==> flow/design.v <==
module conv1_buf #(
    parameter WIDTH     = 28,
    parameter HEIGHT    = 28,
    parameter DATA_BITS = 8
)(
    input                        clk,
    input                        rst_n,
    input                        valid_in,
    input  signed [DATA_BITS-1:0] data_in,
    output wire signed [DATA_BITS-1:0] data_out_0,  data_out_1,  data_out_2,  data_out_3,  data_out_4,
    output wire signed [DATA_BITS-1:0] data_out_5,  data_out_6,  data_out_7,  data_out_8,  data_out_9,
    output wire signed [DATA_BITS-1:0] data_out_10, data_out_11, data_out_12, data_out_13, data_out_14,
    output wire signed [DATA_BITS-1:0] data_out_15, data_out_16, data_out_17, data_out_18, data_out_19,
    output wire signed [DATA_BITS-1:0] data_out_20, data_out_21, data_out_22, data_out_23, data_out_24,
    output reg                   valid_out_buf
);
    reg [DATA_BITS-1:0] line1_regs [0:WIDTH-1];
    reg [DATA_BITS-1:0] line2_regs [0:WIDTH-1];
    reg [DATA_BITS-1:0] line3_regs [0:WIDTH-1];
    reg [DATA_BITS-1:0] line4_regs [0:WIDTH-1];
    reg [DATA_BITS-1:0] s0[0:4], s1[0:4], s2[0:4], s3[0:4], s4[0:4];
    reg [$clog2(WIDTH)-1:0]  col_cnt;
    reg [$clog2(HEIGHT)-1:0] row_cnt;
    integer i;
    always @(posedge clk) begin
        if (!rst_n) begin
            col_cnt <= 0;
            row_cnt <= 0;
            valid_out_buf <= 0; 
            for (i = 0; i < 5; i = i + 1) begin
                s0[i] <= 0; s1[i] <= 0; s2[i] <= 0; s3[i] <= 0; s4[i] <= 0;
            end
        end else if (valid_in) begin
            line4_regs[col_cnt] <= line3_regs[col_cnt];
            line3_regs[col_cnt] <= line2_regs[col_cnt];
            line2_regs[col_cnt] <= line1_regs[col_cnt];
            line1_regs[col_cnt] <= data_in;
            s4[0] <= line4_regs[col_cnt]; s4[1] <= s4[0]; s4[2] <= s4[1]; s4[3] <= s4[2]; s4[4] <= s4[3];
            s3[0] <= line3_regs[col_cnt]; s3[1] <= s3[0]; s3[2] <= s3[1]; s3[3] <= s3[2]; s3[4] <= s3[3];
            s2[0] <= line2_regs[col_cnt]; s2[1] <= s2[0]; s2[2] <= s2[1]; s2[3] <= s2[2]; s2[4] <= s2[3];
            s1[0] <= line1_regs[col_cnt]; s1[1] <= s1[0]; s1[2] <= s1[1]; s1[3] <= s1[2]; s1[4] <= s1[3];
            s0[0] <= data_in;             s0[1] <= s0[0]; s0[2] <= s0[1]; s0[3] <= s0[2]; s0[4] <= s0[3];
            if (col_cnt == WIDTH - 1) begin
                col_cnt <= 0;
                if (row_cnt == HEIGHT - 1) row_cnt <= 0;
                else row_cnt <= row_cnt + 1;
            end else begin
                col_cnt <= col_cnt + 1;
            end
            valid_out_buf <= (row_cnt >= 4) && (col_cnt >= 4 && col_cnt <= 27);
        end else begin
            valid_out_buf <= 1'b0;
        end
    end
    assign {data_out_0,  data_out_1,  data_out_2,  data_out_3,  data_out_4}  = {s4[4],s4[3],s4[2],s4[1],s4[0]};
    assign {data_out_5,  data_out_6,  data_out_7,  data_out_8,  data_out_9}  = {s3[4],s3[3],s3[2],s3[1],s3[0]};
    assign {data_out_10, data_out_11, data_out_12, data_out_13, data_out_14} = {s2[4],s2[3],s2[2],s2[1],s2[0]};
    assign {data_out_15, data_out_16, data_out_17, data_out_18, data_out_19} = {s1[4],s1[3],s1[2],s1[1],s1[0]};
    assign {data_out_20, data_out_21, data_out_22, data_out_23, data_out_24} = {s0[4],s0[3],s0[2],s0[1],s0[0]};
endmodule
module conv1_calc (
    input                       clk,
    input                       rst_n,
    input                       valid_out_buf,
    input    signed   [7:0]           data_out_0, data_out_1, data_out_2, data_out_3, data_out_4,
                                data_out_5, data_out_6, data_out_7, data_out_8, data_out_9,
                                data_out_10, data_out_11, data_out_12, data_out_13, data_out_14,
                                data_out_15, data_out_16, data_out_17, data_out_18, data_out_19,
                                data_out_20, data_out_21, data_out_22, data_out_23, data_out_24,
    output reg  signed [11:0]          conv_out_1, conv_out_2, conv_out_3,
    output reg                  valid_out_calc
);
    localparam P_STAGES = 7;  
       wire signed [7:0] b1 = 8'sh88;
       wire signed [7:0] b2 = 8'sh00;
       wire signed [7:0] b3 = 8'sh00;
    function signed [7:0] get_w1(input [4:0] addr);
        case(addr)
            5'd00: get_w1 = 8'sh00; 5'd01: get_w1 = 8'shcd; 5'd02: get_w1 = 8'shf9; 5'd03: get_w1 = 8'shef; 5'd04: get_w1 = 8'sh07; 
            5'd05: get_w1 = 8'sh43; 5'd06: get_w1 = 8'shef; 5'd07: get_w1 = 8'shdd; 5'd08: get_w1 = 8'shee; 5'd09: get_w1 = 8'sh13; 
            5'd10: get_w1 = 8'sh31; 5'd11: get_w1 = 8'sh38; 5'd12: get_w1 = 8'sh34; 5'd13: get_w1 = 8'sh19; 5'd14: get_w1 = 8'shfe; 
            5'd15: get_w1 = 8'sh11; 5'd16: get_w1 = 8'sh0c; 5'd17: get_w1 = 8'shfe; 5'd18: get_w1 = 8'shc8; 5'd19: get_w1 = 8'shb3; 
            5'd20: get_w1 = 8'shf0; 5'd21: get_w1 = 8'she1; 5'd22: get_w1 = 8'sh10; 5'd23: get_w1 = 8'sh3c; 5'd24: get_w1 = 8'sh7f; 
            default: get_w1 = 8'sh00;
        endcase
    endfunction
    function signed [7:0] get_w2(input [4:0] addr);
        case(addr)
            5'd00: get_w2 = 8'sh1e; 5'd01: get_w2 = 8'sh26; 5'd02: get_w2 = 8'sh24; 5'd03: get_w2 = 8'sh2e; 5'd04: get_w2 = 8'she6; 
            5'd05: get_w2 = 8'sh1b; 5'd06: get_w2 = 8'she2; 5'd07: get_w2 = 8'sh01; 5'd08: get_w2 = 8'sh21; 5'd09: get_w2 = 8'sh01; 
            5'd10: get_w2 = 8'sh2b; 5'd11: get_w2 = 8'shff; 5'd12: get_w2 = 8'sh15; 5'd13: get_w2 = 8'sh04; 5'd14: get_w2 = 8'sh0d; 
            5'd15: get_w2 = 8'sh0f; 5'd16: get_w2 = 8'she5; 5'd17: get_w2 = 8'she9; 5'd18: get_w2 = 8'shde; 5'd19: get_w2 = 8'sh2d; 
            5'd20: get_w2 = 8'shef; 5'd21: get_w2 = 8'shf2; 5'd22: get_w2 = 8'sh00; 5'd23: get_w2 = 8'sh13; 5'd24: get_w2 = 8'sh19; 
            default: get_w2 = 8'sh00;
        endcase
    endfunction
    function signed [7:0] get_w3(input [4:0] addr);
        case(addr)
            5'd00: get_w3 = 8'sh1f; 5'd01: get_w3 = 8'sh2f; 5'd02: get_w3 = 8'sh1e; 5'd03: get_w3 = 8'sh19; 5'd04: get_w3 = 8'sh17; 
            5'd05: get_w3 = 8'sh08; 5'd06: get_w3 = 8'sh03; 5'd07: get_w3 = 8'shfa; 5'd08: get_w3 = 8'sh0e; 5'd09: get_w3 = 8'sh28; 
            5'd10: get_w3 = 8'shbb; 5'd11: get_w3 = 8'sh35; 5'd12: get_w3 = 8'sh3f; 5'd13: get_w3 = 8'sh36; 5'd14: get_w3 = 8'sh05; 
            5'd15: get_w3 = 8'shc6; 5'd16: get_w3 = 8'shd5; 5'd17: get_w3 = 8'sh04; 5'd18: get_w3 = 8'shfb; 5'd19: get_w3 = 8'shea; 
            5'd20: get_w3 = 8'sh85; 5'd21: get_w3 = 8'sh80; 5'd22: get_w3 = 8'sh80; 5'd23: get_w3 = 8'sh80; 5'd24: get_w3 = 8'sh80; 
            default: get_w3 = 8'sh00;
        endcase
    endfunction
    reg [7:0] p_s0 [0:24]; 
    reg signed [15:0] product1_s1[0:24], product2_s1[0:24], product3_s1[0:24];
    reg signed [17:0] sum1_s2[0:12], sum2_s2[0:12], sum3_s2[0:12];
    reg signed [17:0] sum1_s3[0:6],  sum2_s3[0:6],  sum3_s3[0:6];
    reg signed [17:0] sum1_s4[0:3],  sum2_s4[0:3],  sum3_s4[0:3];
    reg signed [17:0] sum1_s5[0:1],  sum2_s5[0:1],  sum3_s5[0:1];
    reg signed [18:0] sum1_s6, sum2_s6, sum3_s6;
    reg [P_STAGES-1:0] valid_pipe;
    integer i;  
    always @(posedge clk) begin
        if (!rst_n) begin
            valid_pipe <= 0;
            valid_out_calc <= 0;
            conv_out_1 <= 0;
            conv_out_2 <= 0;
            conv_out_3 <= 0;
            for (i=0; i<25; i=i+1) begin p_s0[i] <= 0; product1_s1[i] <= 0; product2_s1[i] <= 0; product3_s1[i] <= 0; end
            for (i=0; i<13; i=i+1) begin sum1_s2[i] <= 0; sum2_s2[i] <= 0; sum3_s2[i] <= 0; end
            for (i=0; i<7; i=i+1)  begin sum1_s3[i] <= 0; sum2_s3[i] <= 0; sum3_s3[i] <= 0; end
            for (i=0; i<4; i=i+1)  begin sum1_s4[i] <= 0; sum2_s4[i] <= 0; sum3_s4[i] <= 0; end
            for (i=0; i<2; i=i+1)  begin sum1_s5[i] <= 0; sum2_s5[i] <= 0; sum3_s5[i] <= 0; end
            sum1_s6 <= 0; sum2_s6 <= 0; sum3_s6 <= 0;
        end else begin
            valid_pipe <= {valid_pipe[P_STAGES-2:0], valid_out_buf};
            valid_out_calc <= valid_pipe[P_STAGES-1];
            if (valid_out_buf) begin
                p_s0[0] <= data_out_0; p_s0[1] <= data_out_1; p_s0[2] <= data_out_2; p_s0[3] <= data_out_3; p_s0[4] <= data_out_4;
                p_s0[5] <= data_out_5; p_s0[6] <= data_out_6; p_s0[7] <= data_out_7; p_s0[8] <= data_out_8; p_s0[9] <= data_out_9;
                p_s0[10] <= data_out_10; p_s0[11] <= data_out_11; p_s0[12] <= data_out_12; p_s0[13] <= data_out_13; p_s0[14] <= data_out_14;
                p_s0[15] <= data_out_15; p_s0[16] <= data_out_16; p_s0[17] <= data_out_17; p_s0[18] <= data_out_18; p_s0[19] <= data_out_19;
                p_s0[20] <= data_out_20; p_s0[21] <= data_out_21; p_s0[22] <= data_out_22; p_s0[23] <= data_out_23; p_s0[24] <= data_out_24;
            end
            for (i = 0; i < 25; i = i + 1) begin
                product1_s1[i] <= $signed(p_s0[i]) * get_w1(i);
                product2_s1[i] <= $signed(p_s0[i]) * get_w2(i);
                product3_s1[i] <= $signed(p_s0[i]) * get_w3(i);
            end
            for (i = 0; i < 12; i = i + 1) begin
                sum1_s2[i] <= product1_s1[2*i] + product1_s1[2*i+1];
                sum2_s2[i] <= product2_s1[2*i] + product2_s1[2*i+1];
                sum3_s2[i] <= product3_s1[2*i] + product3_s1[2*i+1];
            end
            sum1_s2[12] <= product1_s1[24]; sum2_s2[12] <= product2_s1[24]; sum3_s2[12] <= product3_s1[24];
            for (i = 0; i < 6; i = i + 1) begin
                sum1_s3[i] <= sum1_s2[2*i] + sum1_s2[2*i+1];
                sum2_s3[i] <= sum2_s2[2*i] + sum2_s2[2*i+1];
                sum3_s3[i] <= sum3_s2[2*i] + sum3_s2[2*i+1];
            end
            sum1_s3[6] <= sum1_s2[12]; sum2_s3[6] <= sum2_s2[12]; sum3_s3[6] <= sum3_s2[12];
            sum1_s4[0] <= sum1_s3[0] + sum1_s3[1]; sum1_s4[1] <= sum1_s3[2] + sum1_s3[3]; sum1_s4[2] <= sum1_s3[4] + sum1_s3[5]; sum1_s4[3] <= sum1_s3[6];
            sum2_s4[0] <= sum2_s3[0] + sum2_s3[1]; sum2_s4[1] <= sum2_s3[2] + sum2_s3[3]; sum2_s4[2] <= sum2_s3[4] + sum2_s3[5]; sum2_s4[3] <= sum2_s3[6];
            sum3_s4[0] <= sum3_s3[0] + sum3_s3[1]; sum3_s4[1] <= sum3_s3[2] + sum3_s3[3]; sum3_s4[2] <= sum3_s3[4] + sum3_s3[5]; sum3_s4[3] <= sum3_s3[6];
            sum1_s5[0] <= sum1_s4[0] + sum1_s4[1]; sum1_s5[1] <= sum1_s4[2] + sum1_s4[3];
            sum2_s5[0] <= sum2_s4[0] + sum2_s4[1]; sum2_s5[1] <= sum2_s4[2] + sum2_s4[3];
            sum3_s5[0] <= sum3_s4[0] + sum3_s4[1]; sum3_s5[1] <= sum3_s4[2] + sum3_s4[3];
            sum1_s6 <= sum1_s5[0] + sum1_s5[1];
            sum2_s6 <= sum2_s5[0] + sum2_s5[1];
            sum3_s6 <= sum3_s5[0] + sum3_s5[1];
            if (valid_pipe[P_STAGES-1]) begin
                conv_out_1 <= ($signed(sum1_s6) >>> 7) + b1;
                conv_out_2 <= ($signed(sum2_s6) >>> 7) + b2;
                conv_out_3 <= ($signed(sum3_s6) >>> 7) + b3;
            end 
        end
    end
endmodule
 module conv1_layer (
   input clk,
   input rst_n,
   input valid_in,
   input signed [7:0] data_in,
   output signed [11:0] conv_out_1, conv_out_2, conv_out_3,
   output valid_out_conv
 );
 wire signed [7:0] data_out_0, data_out_1, data_out_2, data_out_3, data_out_4,
  data_out_5, data_out_6, data_out_7, data_out_8, data_out_9,
  data_out_10, data_out_11, data_out_12, data_out_13, data_out_14,
  data_out_15, data_out_16, data_out_17, data_out_18, data_out_19,
  data_out_20, data_out_21, data_out_22, data_out_23, data_out_24;
 wire valid_out_buf;
 conv1_buf #(.WIDTH(28), .HEIGHT(28), .DATA_BITS(8)) conv1_buf(
   .clk(clk),
   .rst_n(rst_n),
   .valid_in(valid_in),
   .data_in(data_in),
   .data_out_0(data_out_0),
   .data_out_1(data_out_1),
   .data_out_2(data_out_2),
   .data_out_3(data_out_3),
   .data_out_4(data_out_4),
   .data_out_5(data_out_5),
   .data_out_6(data_out_6),
   .data_out_7(data_out_7),
   .data_out_8(data_out_8),
   .data_out_9(data_out_9),
   .data_out_10(data_out_10),
   .data_out_11(data_out_11),
   .data_out_12(data_out_12),
   .data_out_13(data_out_13),
   .data_out_14(data_out_14),
   .data_out_15(data_out_15),
   .data_out_16(data_out_16),
   .data_out_17(data_out_17),
   .data_out_18(data_out_18),
   .data_out_19(data_out_19),
   .data_out_20(data_out_20),
   .data_out_21(data_out_21),
   .data_out_22(data_out_22),
   .data_out_23(data_out_23),
   .data_out_24(data_out_24),
   .valid_out_buf(valid_out_buf)
 );
 conv1_calc conv1_calc(
   .clk(clk),
   .rst_n(rst_n),
   .valid_out_buf(valid_out_buf),
   .data_out_0(data_out_0),
   .data_out_1(data_out_1),
   .data_out_2(data_out_2),
   .data_out_3(data_out_3),
   .data_out_4(data_out_4),
   .data_out_5(data_out_5),
   .data_out_6(data_out_6),
   .data_out_7(data_out_7),
   .data_out_8(data_out_8),
   .data_out_9(data_out_9),
   .data_out_10(data_out_10),
   .data_out_11(data_out_11),
   .data_out_12(data_out_12),
   .data_out_13(data_out_13),
   .data_out_14(data_out_14),
   .data_out_15(data_out_15),
   .data_out_16(data_out_16),
   .data_out_17(data_out_17),
   .data_out_18(data_out_18),
   .data_out_19(data_out_19),
   .data_out_20(data_out_20),
   .data_out_21(data_out_21),
   .data_out_22(data_out_22),
   .data_out_23(data_out_23),
   .data_out_24(data_out_24),
   .conv_out_1(conv_out_1),
   .conv_out_2(conv_out_2),
   .conv_out_3(conv_out_3),
   .valid_out_calc(valid_out_conv)
 );
 endmodule
Tool chain data of conv1_layer
Tool output for the design above, in the order of the flow. Lines are those of the file above, counted from 1. Cell names lack the library's common part. The mark n/a stands for no value.

Top module: conv1_layer. Clock port: clk. Standard-cell library: sky130hd. Library corner: tt_025C_1v80.

Word level
Counts by Yosys on the flattened word-level netlist (proc, flatten, opt, wreduce). Print and check cells are left out. Memory sizes are those after Yosys's memory passes, which may raise the word count (mostly to a power of two), join words into wider ones and drop unused or constant bits.

Bits in registers: 2906. RAM bits: 896. The entry for clocked read ports x word width reads 32. For memory cells the number is 4. The figure for output and inout port bits is 37. Cells after elaboration: 385.

Memory list: conv1_buf.line1_regs (depth 28, width 8, rd ports 1, write ports 1, RTL line 17) `reg [DATA_BITS-1:0] line1_regs [0:WIDTH-1];`; conv1_buf.line2_regs (depth 28, width 8, rd ports 1, write ports 1, RTL line 18) `reg [DATA_BITS-1:0] line2_regs [0:WIDTH-1];`; conv1_buf.line3_regs (depth 28, width 8, rd ports 1, write ports 1, RTL line 19) `reg [DATA_BITS-1:0] line3_regs [0:WIDTH-1];`; conv1_buf.line4_regs (depth 28, width 8, rd ports 1, write ports 1, RTL line 20) `reg [DATA_BITS-1:0] line4_regs [0:WIDTH-1];`.

Under add/sub/neg operators stands 81. $mul: 59. For magnitude comparators the number is 3. The entry for eq/ne operators reads 2. Under muxes and demuxes stands 20. Under reductions and logical operators stands 5.

Operator list (count): 8-bit by 6-bit multiplier with 14-bit output with constant B (21); 8-bit by 7-bit multiplier with 15-bit output with constant B (10); 8-bit by 5-bit multiplier with 13-bit output with constant B (11); 8-bit by 8-bit multiplier with 16-bit output with constant B (5); 18-bit adder (28); 16-bit by 16-bit adder with 17-bit output (28); 8-bit by 4-bit multiplier with 12-bit output with constant B (9); 8-bit by 3-bit multiplier with 11-bit output with constant B (3); 8-bit two-way mux (8); 18-bit by 18-bit adder with 19-bit output (3); 5-bit two-way mux (10); 18-bit by 14-bit adder with 18-bit output (2); 18-bit by 16-bit adder with 18-bit output (2); 8-bit negator with 9-bit output (4); 16-bit by 10-bit adder with 17-bit output (2); 16-bit by 8-bit adder with 17-bit output (2); 8-bit negator with 15-bit output (2); 15-bit by 18-bit adder with 18-bit output (1); 12-bit by 16-bit adder with 17-bit output (1); 16-bit by 11-bit adder with 17-bit output (1); 8-bit negator with 16-bit output (1); 12-bit by 8-bit adder with 12-bit output with constant B (1); 8-bit negator with 12-bit output (1); 5-bit by 1-bit adder with 5-bit output with constant B (2); 5-bit by 3-bit >= comparator with 1-bit output with constant B (2); 5-bit == test with constant B (2); 5-bit less-or-equal comparator with constant B (1); 2-bit AND reduction (2).

Not listed: further kinds 3, cells in them 5.

Depth
Depth = most cells in a row (Yosys ltp): at word level without a register or memory, in the mapped netlist without a sequential cell, where the memories' decode and read muxes count.

Word-level depth: 4. For ABC_AREA the number is 0. Under gate-level depth with buffers stands 19. The entry for gate-level depth less buffers reads 19.

Mapped cells and area
The flow's flattened synthesis, as Yosys stat reports it; memories are mapped. The netlist is that of the ABC_AREA named above (0 if unset); the other value can give another one. Totals and module areas in this step are rounded.

Cell types: dfxtp_1 (count 2640, total area 5.29E+04 sq um); ha_1 (count 2361, total area 2.95E+04 sq um); edfxtp_1 (count 896, total area 2.69E+04 sq um); fa_1 (count 593, total area 1.19E+04 sq um); nor2_1 (count 2263, total area 8.49E+03 sq um); xnor2_1 (count 690, total area 6.04E+03 sq um); inv_1 (count 1578, total area 5.92E+03 sq um); mux4_2 (count 248, total area 5.59E+03 sq um); mux2i_1 (count 463, total area 4.63E+03 sq um); xor2_1 (count 509, total area 4.46E+03 sq um); a21o_1 (count 524, total area 3.93E+03 sq um); a21oi_1 (count 764, total area 3.82E+03 sq um); and2_1 (count 509, total area 3.18E+03 sq um); o21ai_0 (count 582, total area 2.91E+03 sq um); nor2b_1 (count 375, total area 2346 sq um); nand2_1 (count 544, total area 2.04E+03 sq um); nor3_1 (count 400, total area 2001.92 sq um); o21a_1 (count 228, total area 1.71E+03 sq um).

Not listed: further types 71, cells in them 2050.

The entry for mapped cells reads 18217. For mapped area the number is 192000 sq um. Sequential part of the area: 79800 sq um. Mapped flip-flops: 3536. For buffer cells the number is 475.

The figures by module come from a second, unflattened synthesis with its own total; it is not the netlist above.

Cells (unflattened synthesis): 18923. The entry for area (unflattened synthesis) reads 196000 sq um.

Each row is one instance without its submodules.

By module: conv1_calc (times used 1, cells 16384, area 153000 sq um, sequential area 48500 sq um); conv1_buf (times used 1, cells 2539, area 42900 sq um, sequential area 31200 sq um); conv1_layer (times used 1, cells 0, area 0.0 sq um, sequential area 0.0 sq um).

Worst setup path after synthesis
OpenSTA on the mapped netlist: ideal clock, no wires. The path of least setup slack (recovery checks aside). Input and output delay are each 20% of the period. Register names are those of the netlist, which keeps one name where synthesis merged equal registers.

Path type: flip-flop to flip-flop. From: register conv1_calc.p_s0[24][7]. To: register (no name shown). Period: 5000 ps. For setup time the number is 128 ps. The entry for launch time at the first pin reads 0 ps. The figure for data arrival time is 4956 ps. For setup slack the number is -84 ps. The figure for delay of the path is 5084 ps. The figure for stages on the path is 20. The figure for synthesis period reached is 5084 ps.

"delay of the path" is the arrival time less input delay plus setup time. "stages on the path" counts driving pins, that of a launching flip-flop among them; a cell with two outputs on the path counts twice. "synthesis period reached" = period - worst setup slack (recovery checks aside). The figure is calculated, with input and output delays left at 20% of the set period. The rows between start and end are the longest chain of elaborated cells between them; the timing report does not say that the signal goes this way. Where chains are equally long, one stands for them. A line is the first line of the expression or statement that the cell stems from. Yosys adds cells for indexed reads and writes and turns some case tables into memories.

Cells stage by stage: dfxtp_1 clkbuf_1 buf_1 inv_1 ha_1 xnor2_1 fa_1 inv_1 fa_1 inv_1 fa_1 inv_1 ha_1 a21o_1 a21o_1 a21o_1 a21o_1 a31oi_1 xnor2_1 nor2_1. The figure for cells in the longest elaborated chain is 1.

Ends and longest elaborated chain, after synthesis: from (decl) (RTL line 107) `reg [7:0] p_s0 [0:24];`; from (assign) (RTL line 123); from (assign) (RTL line 137) `p_s0[20] <= data_out_20; p_s0[21] <= data_out_21; p_s0[22] <= data_out_22; p_s0[23] <= data_out_23; p_s0[24] < ...`; 8-bit by 8-bit multiplier with 16-bit output (RTL line 140); to (assign) (RTL line 123); to (assign) (RTL line 140); to (decl) (RTL line 108).

Path in the finished layout
Path of least setup slack in the final report of entry A (OpenROAD, finished layout, wires in). Where an end is a register, its clock arrival counts in the times. The report prints the path's times to 10 ps; the period is as set.

Path type: flip-flop to flip-flop. From: register conv1_calc.p_s0[12][7]. To: register (no name shown). Period: 8110 ps. For setup time the number is 140 ps. The entry for launch time at the first pin reads 950 ps. The figure for data arrival time is 5650 ps. For setup slack the number is 3230 ps. The figure for stages on the path is 16.

The rows between start and end are the longest chain of elaborated cells between them; the timing report does not say that the signal goes this way. Where chains are equally long, one stands for them.

Cells stage by stage: dfxtp_1 inv_1 fa_1 inv_1 fa_1 inv_1 fa_1 inv_1 ha_1 a21o_1 a21o_1 a21oi_1 o21ai_0 a21oi_1 xor2_1 nor2_1. The figure for cells in the longest elaborated chain is 1.

Ends and longest elaborated chain, after layout: from (decl) (RTL line 107) `reg [7:0] p_s0 [0:24];`; from (assign) (RTL line 123); from (assign) (RTL line 135) `p_s0[10] <= data_out_10; p_s0[11] <= data_out_11; p_s0[12] <= data_out_12; p_s0[13] <= data_out_13; p_s0[14] < ...`; 8-bit by 7-bit multiplier with 15-bit output (RTL line 142); to (assign) (RTL line 123); to (assign) (RTL line 142); to (decl) (RTL line 108).

Data sheet: physical implementation of conv1_layer

Record of 3 stored runs of the RTL-to-layout flow on conv1_layer, platform sky130hd. The runs are unordered. Constraints: input delay and output delay 20% of the set period each, output load 0.01 pF. "period reached" is the run's clock period less its worst setup slack. It is reckoned from that one timing run; input and output delays stay at 20% of the period that was set. "overall power": no workload was simulated; the value follows from the tool's default switching activity. Values from the reports are rounded here.

Entry A has these settings: CORE_UTILIZATION 40; period_ns 8.11; CAP_MARGIN 20; CORE_MARGIN 2; SLEW_MARGIN 20. The utilization of the finished layout stands at 44.6 %. The worst hold slack in the final report reads 426 ps. For the overall power the run shows 38000 uW. For the worst setup slack after layout the run shows 3230 ps. For the standard-cell area after routing the run shows 213000 sq um. The area inside the die boundary stands at 485000 sq um. For the total negative slack on setup checks the run shows 0 ps. The period reached stands at 4880 ps. The synthesized cell area is 192000 sq um.

Entry B has these settings: ABC_AREA 1; CAP_MARGIN 5; CELL_PAD_IN_SITES_GLOBAL_PLACEMENT 2; CORE_ASPECT_RATIO 0.77; CORE_MARGIN 6; CORE_UTILIZATION 59; CTS_CLUSTER_DIAMETER 385; HOLD_SLACK_MARGIN 0.06; MAX_ROUTING_LAYER met5; MIN_ROUTING_LAYER met1; PLACE_DENSITY 0.81; SLEW_MARGIN 35; period_ns 4.97. Outcome: incomplete, placement halted on GPL-0301.

Entry C has these settings: CAP_MARGIN 20; CELL_PAD_IN_SITES_GLOBAL_PLACEMENT 2; CORE_ASPECT_RATIO 0.71; CORE_MARGIN 6; CORE_UTILIZATION 37; TNS_END_PERCENT 80; period_ns 6.29; SLEW_MARGIN 20. The utilization of the finished layout stands at 41.5 %. The worst hold slack in the final report reads 424 ps. For the overall power the run shows 48600 uW. For the worst setup slack after layout the run shows 1420 ps. For the standard-cell area after routing the run shows 214000 sq um. The area inside the die boundary stands at 536000 sq um. For the total negative slack on setup checks the run shows 0 ps. The period reached stands at 4865 ps. The synthesized cell area is 192000 sq um.
